==> flow/design.v <==
module SIGNAL_GENERATOR_ANALYZER_ONE_WIRE
(
	input CLK_100MHz,
	input rst,
	input  	MUAFR_MISO_P,
	input  	MUAFR_MISO_N,
	input 	enable_generate,
	output logic [11: 0] test_cnt_1,
	output logic [11: 0] test_cnt_0
);
localparam ITERATION = 1004; 
logic [3: 0] prev_MUAFR_MISO_P;
logic [3: 0] prev_MUAFR_MISO_N;
always @(posedge CLK_100MHz)
begin
	if (rst)
	begin
		prev_MUAFR_MISO_P <= 4'h0;
		prev_MUAFR_MISO_N <= 4'h0;
	end else
	begin
	prev_MUAFR_MISO_P[3] <= prev_MUAFR_MISO_P[2];
	prev_MUAFR_MISO_P[2] <= prev_MUAFR_MISO_P[1];
	prev_MUAFR_MISO_P[1] <= prev_MUAFR_MISO_P[0];
	prev_MUAFR_MISO_P[0] <= MUAFR_MISO_P;
	prev_MUAFR_MISO_N[3] <= prev_MUAFR_MISO_N[2];
	prev_MUAFR_MISO_N[2] <= prev_MUAFR_MISO_N[1];
	prev_MUAFR_MISO_N[1] <= prev_MUAFR_MISO_N[0];
	prev_MUAFR_MISO_N[0] <= MUAFR_MISO_N;
	end
end
logic [15: 0] cnt_analyzer;
logic [11: 0] cnt_skew_P;
logic [11: 0] cnt_skew_N;
always @(posedge CLK_100MHz)
begin
	if (rst)
	begin
		cnt_skew_P <= 0;
		cnt_skew_N <= 0;
		cnt_analyzer <= 0;
		test_cnt_1 <= 0;
		test_cnt_0 <= 0;
	end else
	if (enable_generate == 0)
		begin
			if ((~prev_MUAFR_MISO_P[2] & MUAFR_MISO_P) | (prev_MUAFR_MISO_P[2] & ~MUAFR_MISO_P))
				cnt_skew_P <= cnt_skew_P + 1;
			if ((~prev_MUAFR_MISO_N[2] & MUAFR_MISO_N) | (prev_MUAFR_MISO_N[2] & ~MUAFR_MISO_N))
				cnt_skew_N <= cnt_skew_N + 1;
			if (cnt_analyzer == (ITERATION - 2))
			begin
				cnt_skew_N <= 0;
				cnt_skew_P <= 0;
				test_cnt_1 <= cnt_skew_P;
				test_cnt_0 <= cnt_skew_N;
			end
			if (cnt_analyzer == ITERATION)
				cnt_analyzer <= 0;
			else
				cnt_analyzer <= cnt_analyzer + 1;
		end else
		begin
			cnt_skew_P <= 0;
			cnt_skew_N <= 0;
			cnt_analyzer <= 0;
		end
end
endmodule
module SIGNAL_GENERATOR_ANALYZER
(
	input CLK_100MHz,
	input rst,
	output logic [15:0] MUAFR_MOSI_P,
	output [15:0] MUAFR_MOSI_N,
	input  logic [15:0] MUAFR_MISO_P,
	input  logic [15:0] MUAFR_MISO_N,
	input enable_generate,
	output logic [15:0] status_wire,
	output [15:0] status_gen
);
logic kz;
logic kz_P;
logic kz_N;
logic [15: 0] status_gen_P;
logic [15: 0] status_gen_N;
assign status_gen [15: 0] = status_gen_P [15: 0] & status_gen_N [15: 0];
assign kz = kz_N & kz_P;
localparam cnt_ETALON_GEN_min = 20;
localparam cnt_ETALON_GEN_max = 250;
assign MUAFR_MOSI_N [15: 0]  = ~ MUAFR_MOSI_P [15: 0];
localparam ITERATION = 102;
logic [2: 0] prev_flag_signal_P;
logic [7: 0] cnt_kz_signal_P;
logic [7: 0] cnt_kz_signal_N;
logic [15: 0] fail;
logic [3: 0] j;
logic flag_signal_P;
logic [9: 0] cnt_true_channel [15: 0];
logic [9: 0] cnt_status_true;
wire [8:0] test_cnt_1 [15: 0];
wire [8:0] test_cnt_0 [15: 0];
genvar i;
generate
	for (i = 0; i < 16; i = i + 1)
	begin : generator
		wire [11:0] full_cnt_1;
		wire [11:0] full_cnt_0;
		SIGNAL_GENERATOR_ANALYZER_ONE_WIRE signal_generator_analyzer_one_wire
		(
			.CLK_100MHz(CLK_100MHz),
			.rst(rst),
			.enable_generate(enable_generate),
			.MUAFR_MISO_P(MUAFR_MISO_P[i]),
			.MUAFR_MISO_N(MUAFR_MISO_N[i]),
			.test_cnt_1(full_cnt_1),
			.test_cnt_0(full_cnt_0)
		);
		assign test_cnt_1[i] = full_cnt_1[8:0];
		assign test_cnt_0[i] = full_cnt_0[8:0];
	always @(posedge CLK_100MHz)
	if (rst)
		status_gen_P [i] <= 0;
	else if (enable_generate == 0)
		if ((test_cnt_1 [i] > cnt_ETALON_GEN_min - 1) & (test_cnt_1 [i] < cnt_ETALON_GEN_max + 1))
			status_gen_P [i] <= 1;
		else
			status_gen_P [i] <= 0;
	always @(posedge CLK_100MHz)
	if (rst)
		status_gen_N [i] <= 0;
	else if (enable_generate == 0)
		if ((test_cnt_0 [i] > cnt_ETALON_GEN_min - 1) & (test_cnt_0 [i] < cnt_ETALON_GEN_max + 1))
			status_gen_N [i] <= 1;
		else
			status_gen_N [i] <= 0;
	end
endgenerate
integer k;
always @(posedge CLK_100MHz)
begin
	if (rst)
	begin
		MUAFR_MOSI_P <= 16'h0;
		prev_flag_signal_P <= 3'b0;
		cnt_kz_signal_P <= 0;
		cnt_kz_signal_N <= 0;
		kz_P <= 0;
		kz_N <= 0;
		fail <= 16'hFFFF;
		j <= 0;
		flag_signal_P <= 1;
		for (k = 0; k < 16; k = k + 1)
			cnt_true_channel [k] <= 0;
		cnt_status_true <= 0;
		status_wire <= 16'h0;
	end else
	if (enable_generate == 1)
	begin
		if (flag_signal_P == 1)		 
		begin
			if (prev_flag_signal_P [0] != flag_signal_P)
			begin
				MUAFR_MOSI_P [15: 0] <= 16'h0;
			end else
			begin
				MUAFR_MOSI_P [j] <= ((cnt_status_true  < (ITERATION - 6)) & (cnt_status_true >= 0)) ? 1 : 0;
			end
		end	else
		begin
			if (prev_flag_signal_P [0] != flag_signal_P)
			begin
				MUAFR_MOSI_P [15: 0] <= 16'hFFFF;
			end else
			begin
				MUAFR_MOSI_P [j] <= ((cnt_status_true  < (ITERATION - 6)) & (cnt_status_true >= 0)) ? 0 : 1;
			end
		end
		prev_flag_signal_P [2] <= prev_flag_signal_P [1];
		prev_flag_signal_P [1] <= prev_flag_signal_P [0];
		prev_flag_signal_P [0] <= flag_signal_P;
		if (cnt_status_true  == (ITERATION - 3))  
		begin
			j <= j + 1;
			cnt_status_true <= 0;
			if (j == 15)
				flag_signal_P <= flag_signal_P + 1;
			if (fail[j] == 0)
				status_wire [j] <= 1;
			else
				status_wire [j] <= 0;
		end else
			cnt_status_true <= cnt_status_true + 1;
		if ((cnt_status_true  == (ITERATION - 4)) & (flag_signal_P == 0))  
			if ((cnt_true_channel [j] > (ITERATION >> 1)) & (cnt_true_channel [j] < (ITERATION << 1)) & (kz == 1))
				fail[j] <= 0;
			else
				fail[j] <= 1;
		if ((cnt_status_true  > (ITERATION - 7)) & (flag_signal_P == 0))  
			if (cnt_kz_signal_P > (ITERATION - 15))
				kz_P <= 1;
			else
				kz_P <= 0;
		if ((cnt_status_true  > (ITERATION - 7)) & (flag_signal_P == 0))	 
			if (cnt_kz_signal_N > (ITERATION - 15))
				kz_N <= 1;
			else
				kz_N <= 0;
		if (cnt_status_true  == (ITERATION - 4))  
			cnt_true_channel [j] <= 0;
		else
			if ((MUAFR_MISO_P [j] == flag_signal_P) & (MUAFR_MISO_N [j] != flag_signal_P))
				cnt_true_channel [j] <= cnt_true_channel [j] + 1;
		if (cnt_status_true  == (ITERATION - 4))  
			cnt_kz_signal_P <= 0;
		else
			if (((MUAFR_MISO_P [0] == MUAFR_MISO_P [j]) + (MUAFR_MISO_P [1] == MUAFR_MISO_P [j]) + (MUAFR_MISO_P [2] == MUAFR_MISO_P [j]) + (MUAFR_MISO_P [3] == MUAFR_MISO_P [j]) + (MUAFR_MISO_P [4] == MUAFR_MISO_P [j]) + (MUAFR_MISO_P [5] == MUAFR_MISO_P [j]) + (MUAFR_MISO_P [6] == MUAFR_MISO_P [j]) + (MUAFR_MISO_P [7] == MUAFR_MISO_P [j]) + (MUAFR_MISO_P [8] == MUAFR_MISO_P [j]) + (MUAFR_MISO_P [9] == MUAFR_MISO_P [j]) + (MUAFR_MISO_P [10] == MUAFR_MISO_P [j]) + (MUAFR_MISO_P [11] == MUAFR_MISO_P [j]) + (MUAFR_MISO_P [12] == MUAFR_MISO_P [j]) + (MUAFR_MISO_P [13] == MUAFR_MISO_P [j])) == 1)
				cnt_kz_signal_P <= cnt_kz_signal_P + 1;
		if (cnt_status_true  == (ITERATION - 3)) 
			cnt_kz_signal_N <= 0;
		else
			if (((MUAFR_MISO_N [0] == MUAFR_MISO_N [j]) + (MUAFR_MISO_N [1] == MUAFR_MISO_N [j]) + (MUAFR_MISO_N [2] == MUAFR_MISO_N [j]) + (MUAFR_MISO_N [3] == MUAFR_MISO_N [j]) + (MUAFR_MISO_N [4] == MUAFR_MISO_N [j]) + (MUAFR_MISO_N [5] == MUAFR_MISO_N [j]) + (MUAFR_MISO_N [6] == MUAFR_MISO_N [j]) + (MUAFR_MISO_N [7] == MUAFR_MISO_N [j]) + (MUAFR_MISO_N [8] == MUAFR_MISO_N [j]) + (MUAFR_MISO_N [9] == MUAFR_MISO_N [j]) + (MUAFR_MISO_N [10] == MUAFR_MISO_N [j]) + (MUAFR_MISO_N [11] == MUAFR_MISO_N [j]) + (MUAFR_MISO_N [12] == MUAFR_MISO_N [j]) + (MUAFR_MISO_N [13] == MUAFR_MISO_N [j])) > 13)
				cnt_kz_signal_N <= cnt_kz_signal_N + 1;
		end else
		begin
			j <= 0;
			cnt_true_channel [j] <= 0;
			cnt_status_true <= 0;
			flag_signal_P <= 0;
			MUAFR_MOSI_P <= 16'h0;
		end
end
endmodule
; ---- From RTL to reports: SIGNAL_GENERATOR_ANALYZER
; Module SIGNAL_GENERATOR_ANALYZER before and after one edit of its RTL, step after step.
; Lines under "before" count in the file above, lines under "after" in the edited file.
; "change" is "after" less "before", of the values as shown; "change_rel_pct" is that difference over "before", in percent.
; Operators: Yosys type, input widths -> output width; for muxes data width and select width s.
; Not given: --
[design]
design = SIGNAL_GENERATOR_ANALYZER
clk_port = CLK_100MHz
library = sky130hd
lib_corner = tt_025C_1v80

; ---- Edit of the RTL
; The edit as a unified diff against the file above.
; A script made this edit; it was not meant as an optimisation.
; begin of diff
@@ -32,5 +32,5 @@
 logic [15: 0] cnt_analyzer;
 logic [11: 0] cnt_skew_P;
-logic [11: 0] cnt_skew_N;
+logic [10: 0] cnt_skew_N;
 always @(posedge CLK_100MHz)
 begin
; end of diff

; ---- Elaborated design
; Source: Yosys, flattened and elaborated. Widths are those after wreduce. Print and check cells do not count. Equal cells are merged and count once.
; Memory sizes are those after Yosys's memory passes, which may raise the word count (mostly to a power of two), join words into wider ones and drop unused or constant bits.
[op_classes]
columns = item, before, after, change, change_rel_pct
row1 = addsub, 81, 81, 0, 0.00
row2 = mul, 0, 0, 0, --
row3 = div_mod_pow, 0, 0, 0, --
row4 = compare, 72, 72, 0, 0.00
row5 = equal, 69, 69, 0, 0.00
row6 = shifts, 7, 7, 0, 0.00
row7 = mux, 66, 66, 0, 0.00
row8 = bitwise, 215, 215, 0, 0.00
row9 = n_reduce_logical, 58, 58, 0, 0.00
[op_table]
columns = operator, before, after, change, change_rel_pct
row1 = $add 12x1->12 const B, 32, 16, -16, -50.00
row2 = $add 11x1->11 const B, 0, 16, 16, --
row3 = $and 1x1->1, 103, 103, 0, 0.00
row4 = $not 1->1, 66, 66, 0, 0.00
row5 = $mux 1, 49, 49, 0, 0.00
row6 = $or 1x1->1, 34, 34, 0, 0.00
row7 = $reduce_or 3->1, 33, 33, 0, 0.00
row8 = $eq 16x10->1 const B, 32, 32, 0, 0.00
row9 = $gt 9x5->1 const B, 32, 32, 0, 0.00
row10 = $lt 9x8->1 const B, 32, 32, 0, 0.00
row11 = $eq 1x1->1, 29, 29, 0, 0.00
row12 = $reduce_and 2->1, 22, 22, 0, 0.00
row13 = $add 16x1->16 const B, 16, 16, 0, 0.00
row14 = $mux 10, 6, 6, 0, 0.00
row15 = $or 16x16->16, 6, 6, 0, 0.00
row16 = $mux 16, 5, 5, 0, 0.00
row17 = $and 16x16->16, 4, 4, 0, 0.00
row18 = $mux 8, 4, 4, 0, 0.00
row19 = $shiftx 16x4->1, 3, 3, 0, 0.00
row20 = $add 1x1->2, 2, 2, 0, 0.00
row21 = $add 10x1->10 const B, 2, 2, 0, 0.00
row22 = $add 10x1->11, 2, 2, 0, 0.00
row23 = $add 11x1->12, 2, 2, 0, 0.00
row24 = $add 12x1->13, 2, 2, 0, 0.00
row25 = $add 13x1->14, 2, 2, 0, 0.00
row26 = $add 2x1->3, 2, 2, 0, 0.00
row27 = $add 3x1->4, 2, 2, 0, 0.00
row28 = $add 4x1->5, 2, 2, 0, 0.00
; The list need not be complete.
[bits]
columns = item, before, after, change, change_rel_pct
row1 = reg_bits, 1138, 1122, -16, -1.41
row2 = latchBits, 0, 0, 0, --
row3 = ram_bits, 160, 160, 0, 0.00
row4 = mem_bits_ro, 0, 0, 0, --
row5 = memories, 1, 1, 0, 0.00
row6 = in_bits, 35, 35, 0, 0.00
row7 = wordCells, 788, 788, 0, 0.00

; ---- Logic depth
; Longest topological path by Yosys (ltp), each cell counted once; first at word level (registers and memories cut), then after technology mapping (sequential cells cut; the memories' decode and read muxes count).
[depth]
columns = item, before, after, change, change_rel_pct
row1 = word_depth, 18, 18, 0, 0.00
row2 = abc_area, 0, 0, --, --
row3 = ltp_mapped, 21, 23, 2, 9.52
row4 = depth_no_buf, 18, 20, 2, 11.11

; ---- Netlist
; The flow's flattened synthesis, as Yosys stat reports it; memories are mapped. The netlist is that of the ABC_AREA named above (0 if unset); the other value can give another one.
[types]
columns = type, before, after, change, change_rel_pct
row1 = sky130_fd_sc_hd__nand2_1, 485, 558, 73, 15.05
row2 = sky130_fd_sc_hd__nor3_1, 180, 140, -40, -22.22
row3 = sky130_fd_sc_hd__mux2i_1, 281, 245, -36, -12.81
row4 = sky130_fd_sc_hd__nand4_1, 107, 127, 20, 18.69
row5 = sky130_fd_sc_hd__a31oi_1, 5, 22, 17, 340.00
row6 = sky130_fd_sc_hd__a211oi_1, 8, 23, 15, 187.50
row7 = sky130_fd_sc_hd__nor2_1, 1059, 1045, -14, -1.32
row8 = sky130_fd_sc_hd__a21oi_1, 216, 202, -14, -6.48
row9 = sky130_fd_sc_hd__a21oi_2, 11, 0, -11, -100.00
row10 = sky130_fd_sc_hd__a22oi_1, 5, 15, 10, 200.00
row11 = sky130_fd_sc_hd__clkbuf_1, 153, 162, 9, 5.88
row12 = sky130_fd_sc_hd__xnor2_1, 183, 191, 8, 4.37
row13 = sky130_fd_sc_hd__and3_1, 124, 116, -8, -6.45
row14 = sky130_fd_sc_hd__or3_1, 38, 30, -8, -21.05
row15 = sky130_fd_sc_hd__o21ai_0, 70, 63, -7, -10.00
row16 = sky130_fd_sc_hd__nand3_1, 177, 171, -6, -3.39
row17 = sky130_fd_sc_hd__mux2_2, 10, 4, -6, -60.00
row18 = sky130_fd_sc_hd__nor3b_1, 2, 8, 6, 300.00
; The list need not be complete.
[mapped]
columns = item, before, after, change, change_rel_pct
row1 = mapped_cells, 5344, 5326, -18, -0.34
row2 = synth_area_um2, 50930.1, 50450.9, -479.2, -0.94
row3 = ffs, 1206, 1206, 0, 0.00
row4 = buffers, 193, 208, 15, 7.77
; The figures by module come from a second, unflattened synthesis with its own total; it is not the netlist above.
[unflattened]
columns = item, before, after, change, change_rel_pct
row1 = hier_cells, 6828, 6571, -257, -3.76
row2 = area_unflattened_um2, 62354.8, 60420.4, -1934.4, -3.10
; Rows give one instance, submodules left out.
[modules_before]
columns = mod, instances, n_cells, mod_area_um2, mod_seq_area_um2
row1 = SIGNAL_GENERATOR_ANALYZER_ONE_WIRE, 16, 333, 2942.8, 1401.3
row2 = SIGNAL_GENERATOR_ANALYZER, 1, 1500, 15269.6, 7166.9
[modules_after]
columns = mod, instances, n_cells, mod_area_um2, mod_seq_area_um2
row1 = SIGNAL_GENERATOR_ANALYZER_ONE_WIRE, 16, 317, 2845.2, 1361.3
row2 = SIGNAL_GENERATOR_ANALYZER, 1, 1499, 14896.8, 7166.9

; ---- Timing after synthesis
; Source: OpenSTA report_checks on the synthesized netlist (no wires, ideal clock, input and output delay 20% of the period each), path of least setup slack; recovery checks are left aside. Register names are those of the netlist, which keeps one name where synthesis merged equal registers.
[synth_path]
columns = item, before, after, change, change_rel_pct
row1 = path_type, input-to-reg, input-to-reg, --, --
row2 = startpoint, input port MUAFR_MISO_N[15], input port MUAFR_MISO_N[2], --, --
row3 = endpoint, register cnt_kz_signal_N[0], register cnt_kz_signal_N[2], --, --
row4 = clock_period_ns, 10.0, 10.0, 0.0, 0.00
row5 = t_first_pin_ns, 2.000, 2.000, 0.000, 0.00
row6 = t_arrival_ns, 7.069, 7.200, 0.131, 1.85
row7 = slack_ns, 2.871, 2.679, -0.192, --
row8 = path_delay_ns, 5.128, 5.322, 0.194, 3.78
row9 = path_stages, 16, 19, 3, 18.75
row10 = path_buffers, 1, 2, 1, 100.00
row11 = synth_period_reached_ns, 7.129, 7.321, 0.192, 2.69
; "path_delay_ns" = arrival - input delay + setup time.
; "path_stages": output pins that drive a net of the path, with the launching flip-flop's if there is one; two outputs of one cell count as two.
; "synth_period_reached_ns" = period - worst setup slack (recovery checks aside). The figure is calculated, with input and output delays left at 20% of the set period.
; The rows between start and end are the longest chain of elaborated cells between them; the timing report does not say that the signal goes this way. Where chains are equally long, one stands for them.
; Each line given opens the expression or statement behind the cell; cells for indexed reads and writes are added by Yosys, which also makes memories of some case tables.
; At most two assigning lines are given for a register; there are more.
[synth_via_before]
path_cell_list = sky130_fd_sc_hd__mux4_2 > sky130_fd_sc_hd__a22oi_1 > sky130_fd_sc_hd__nand2_1 > sky130_fd_sc_hd__clkbuf_1 > sky130_fd_sc_hd__xnor2_1 > sky130_fd_sc_hd__ha_1 > sky130_fd_sc_hd__inv_1 > sky130_fd_sc_hd__fa_1 > sky130_fd_sc_hd__fa_1 > sky130_fd_sc_hd__fa_1 > sky130_fd_sc_hd__nand2b_1 > sky130_fd_sc_hd__fa_1 > sky130_fd_sc_hd__nand2b_1 > sky130_fd_sc_hd__or4_1 > sky130_fd_sc_hd__a21oi_1 > sky130_fd_sc_hd__mux2_2
elab_chain_len = 18
cone_cells = 33
[synth_rtl_before]
columns = item, line_no
row1 = from (decl), 77  ; input logic [15:0] MUAFR_MISO_N,
row2 = $shiftx 16x4->1, 222  ; if (((MUAFR_MISO_N [0] == MUAFR_MISO_N [j]) + (MUAFR_MISO_N [1] == MUAFR_MISO_N [j]) + (MUAFR_MISO_N [2] == MU ...
row3 = $eq 1x1->1, 222
row4 = $add 1x1->2, 222
row5 = $add 2x1->3, 222
row6 = $add 3x1->4, 222
row7 = $add 4x1->5, 222
row8 = $add 5x1->6, 222
row9 = (+4 left out), --
row10 = $add 10x1->11, 222
row11 = $add 11x1->12, 222
row12 = $add 12x1->13, 222
row13 = $add 13x1->14, 222
row14 = $gt 14x4->1, 222
row15 = $mux 8, 222
row16 = $mux 8, 219  ; if (cnt_status_true == (ITERATION - 3))
row17 = to (assign), 220  ; cnt_kz_signal_N <= 0;
row18 = to (assign), 223  ; cnt_kz_signal_N <= cnt_kz_signal_N + 1;
row19 = to (decl), 95  ; logic [7: 0] cnt_kz_signal_N;
[synth_via_after]
path_cell_list = sky130_fd_sc_hd__clkbuf_1 > sky130_fd_sc_hd__mux4_2 > sky130_fd_sc_hd__mux2i_1 > sky130_fd_sc_hd__mux2i_1 > sky130_fd_sc_hd__clkbuf_1 > sky130_fd_sc_hd__xnor2_1 > sky130_fd_sc_hd__ha_1 > sky130_fd_sc_hd__inv_1 > sky130_fd_sc_hd__fa_1 > sky130_fd_sc_hd__fa_1 > sky130_fd_sc_hd__fa_1 > sky130_fd_sc_hd__inv_1 > sky130_fd_sc_hd__nand2_1 > sky130_fd_sc_hd__fa_1 > sky130_fd_sc_hd__or3b_2 > sky130_fd_sc_hd__a211oi_1 > sky130_fd_sc_hd__a31oi_1 > sky130_fd_sc_hd__nor3b_1 > sky130_fd_sc_hd__a221o_1
elab_chain_len = 18
cone_cells = 33
[synth_rtl_after]
columns = item, line_no
row1 = from (decl), 77  ; input logic [15:0] MUAFR_MISO_N,
row2 = $shiftx 16x4->1, 222  ; if (((MUAFR_MISO_N [0] == MUAFR_MISO_N [j]) + (MUAFR_MISO_N [1] == MUAFR_MISO_N [j]) + (MUAFR_MISO_N [2] == MU ...
row3 = $eq 1x1->1, 222
row4 = $add 1x1->2, 222
row5 = $add 2x1->3, 222
row6 = $add 3x1->4, 222
row7 = $add 4x1->5, 222
row8 = $add 5x1->6, 222
row9 = (+4 left out), --
row10 = $add 10x1->11, 222
row11 = $add 11x1->12, 222
row12 = $add 12x1->13, 222
row13 = $add 13x1->14, 222
row14 = $gt 14x4->1, 222
row15 = $mux 8, 222
row16 = $mux 8, 219  ; if (cnt_status_true == (ITERATION - 3))
row17 = to (assign), 220  ; cnt_kz_signal_N <= 0;
row18 = to (assign), 223  ; cnt_kz_signal_N <= cnt_kz_signal_N + 1;
row19 = to (decl), 95  ; logic [7: 0] cnt_kz_signal_N;

; ---- Timing after layout
; Path of least setup slack in the final report of each run of pair A (OpenROAD, finished layout, wires in). Where an end is a register, its clock arrival counts in the times.
[layout_path]
columns = item, before, after, change, change_rel_pct
row1 = path_type, input-to-reg, input-to-reg, --, --
row2 = startpoint, input port MUAFR_MISO_N[12], input port MUAFR_MISO_N[4], --, --
row3 = endpoint, register cnt_kz_signal_N[0], register cnt_kz_signal_N[2], --, --
row4 = clock_period_ns, 8.32, 8.32, 0.00, 0.00
row5 = t_first_pin_ns, 1.66, 1.66, 0.00, 0.00
row6 = t_arrival_ns, 7.83, 7.77, -0.06, -0.77
row7 = slack_ns, 1.18, 1.18, 0.00, --
row8 = path_stages, 16, 18, 2, 12.50
row9 = path_buffers, 1, 1, 0, 0.00
; The rows between start and end are the longest chain of elaborated cells between them; the timing report does not say that the signal goes this way. Where chains are equally long, one stands for them.
; At most two assigning lines are given for a register; there are more.
[layout_via_before]
path_cell_list = sky130_fd_sc_hd__clkdlybuf4s50_1 > sky130_fd_sc_hd__mux4_2 > sky130_fd_sc_hd__a22oi_1 > sky130_fd_sc_hd__nand2_1 > sky130_fd_sc_hd__xnor2_1 > sky130_fd_sc_hd__ha_1 > sky130_fd_sc_hd__inv_1 > sky130_fd_sc_hd__fa_1 > sky130_fd_sc_hd__fa_1 > sky130_fd_sc_hd__fa_1 > sky130_fd_sc_hd__nand2b_1 > sky130_fd_sc_hd__fa_1 > sky130_fd_sc_hd__nand2b_1 > sky130_fd_sc_hd__or4_1 > sky130_fd_sc_hd__a21oi_1 > sky130_fd_sc_hd__mux2_2
elab_chain_len = 18
cone_cells = 33
[layout_rtl_before]
columns = item, line_no
row1 = from (decl), 77  ; input logic [15:0] MUAFR_MISO_N,
row2 = $shiftx 16x4->1, 222  ; if (((MUAFR_MISO_N [0] == MUAFR_MISO_N [j]) + (MUAFR_MISO_N [1] == MUAFR_MISO_N [j]) + (MUAFR_MISO_N [2] == MU ...
row3 = $eq 1x1->1, 222
row4 = $add 1x1->2, 222
row5 = $add 2x1->3, 222
row6 = $add 3x1->4, 222
row7 = $add 4x1->5, 222
row8 = $add 5x1->6, 222
row9 = (+4 left out), --
row10 = $add 10x1->11, 222
row11 = $add 11x1->12, 222
row12 = $add 12x1->13, 222
row13 = $add 13x1->14, 222
row14 = $gt 14x4->1, 222
row15 = $mux 8, 222
row16 = $mux 8, 219  ; if (cnt_status_true == (ITERATION - 3))
row17 = to (assign), 220  ; cnt_kz_signal_N <= 0;
row18 = to (assign), 223  ; cnt_kz_signal_N <= cnt_kz_signal_N + 1;
row19 = to (decl), 95  ; logic [7: 0] cnt_kz_signal_N;
[layout_via_after]
path_cell_list = sky130_fd_sc_hd__clkdlybuf4s50_1 > sky130_fd_sc_hd__mux4_2 > sky130_fd_sc_hd__mux2i_1 > sky130_fd_sc_hd__mux2i_2 > sky130_fd_sc_hd__xnor2_1 > sky130_fd_sc_hd__ha_1 > sky130_fd_sc_hd__inv_1 > sky130_fd_sc_hd__fa_1 > sky130_fd_sc_hd__fa_1 > sky130_fd_sc_hd__fa_1 > sky130_fd_sc_hd__inv_1 > sky130_fd_sc_hd__nand2_1 > sky130_fd_sc_hd__fa_1 > sky130_fd_sc_hd__or3b_2 > sky130_fd_sc_hd__a211oi_1 > sky130_fd_sc_hd__a31oi_1 > sky130_fd_sc_hd__nor3b_1 > sky130_fd_sc_hd__a221o_1
elab_chain_len = 18
cone_cells = 33
[layout_rtl_after]
columns = item, line_no
row1 = from (decl), 77  ; input logic [15:0] MUAFR_MISO_N,
row2 = $shiftx 16x4->1, 222  ; if (((MUAFR_MISO_N [0] == MUAFR_MISO_N [j]) + (MUAFR_MISO_N [1] == MUAFR_MISO_N [j]) + (MUAFR_MISO_N [2] == MU ...
row3 = $eq 1x1->1, 222
row4 = $add 1x1->2, 222
row5 = $add 2x1->3, 222
row6 = $add 3x1->4, 222
row7 = $add 4x1->5, 222
row8 = $add 5x1->6, 222
row9 = (+4 left out), --
row10 = $add 10x1->11, 222
row11 = $add 11x1->12, 222
row12 = $add 12x1->13, 222
row13 = $add 13x1->14, 222
row14 = $gt 14x4->1, 222
row15 = $mux 8, 222
row16 = $mux 8, 219  ; if (cnt_status_true == (ITERATION - 3))
row17 = to (assign), 220  ; cnt_kz_signal_N <= 0;
row18 = to (assign), 223  ; cnt_kz_signal_N <= cnt_kz_signal_N + 1;
row19 = to (decl), 95  ; logic [7: 0] cnt_kz_signal_N;

; ---- Flow runs
; Both versions went through the flow (Yosys, OpenROAD) with the same settings in each pair. Constraints: input delay and output delay 20% of the set period each, output load 0.01 pF.
[settings_pair_A]
CORE_UTILIZATION = 40
period_ns = 8.32
CAP_MARGIN = 20
CORE_MARGIN = 2
SLEW_MARGIN = 20
[results_pair_A]
columns = item, before, after, change, change_rel_pct
row1 = yosys_chip_area_um2, 50930.1, 50450.9, -479.2, -0.94
row2 = design.die.area_um2, 130195.0, 128985.0, -1210.0, -0.93
row3 = finalCellArea_um2, 58077.0, 57749.1, -327.9, -0.56
row4 = finalUtil_pct, 46.1, 46.0, -0.1, --
row5 = setup_ws_ns, 1.181, 1.183, 0.002, --
row6 = fin_tns_ns, 0.000, 0.000, 0.000, --
row7 = power_mw, 12.436, 12.807, 0.371, 2.98
row8 = period_less_ws_ns, 7.139, 7.137, -0.002, -0.03
[settings_pair_B]
CELL_PAD_IN_SITES_DETAIL_PLACEMENT = 1
CORE_UTILIZATION = 42
CTS_CLUSTER_SIZE = 87
GPL_ROUTABILITY_DRIVEN = 0
PLACE_DENSITY_LB_ADDON = 0.23
SETUP_SLACK_MARGIN = 1.01
SLEW_MARGIN = 15
period_ns = 4.63
CAP_MARGIN = 20
CORE_MARGIN = 2
[results_pair_B]
columns = item, before, after, change, change_rel_pct
row1 = yosys_chip_area_um2, 50930.1, 50450.9, -479.2, -0.94
row2 = design.die.area_um2, 124062.0, 122910.0, -1152.0, -0.93
row3 = finalCellArea_um2, 59423.2, 59025.4, -397.8, -0.67
row4 = finalUtil_pct, 49.5, 49.4, -0.1, --
row5 = setup_ws_ns, -0.966, -0.880, 0.086, --
row6 = fin_tns_ns, -11.753, -11.640, 0.113, --
row7 = power_mw, 23.399, 23.187, -0.212, -0.91
row8 = period_less_ws_ns, 5.596, 5.510, -0.086, -1.54
; "period_less_ws_ns" = clock period - worst setup slack. The figure is calculated, with input and output delays left at 20% of the set period.
; "power_mw": no workload was simulated; the value follows from the tool's default switching activity.
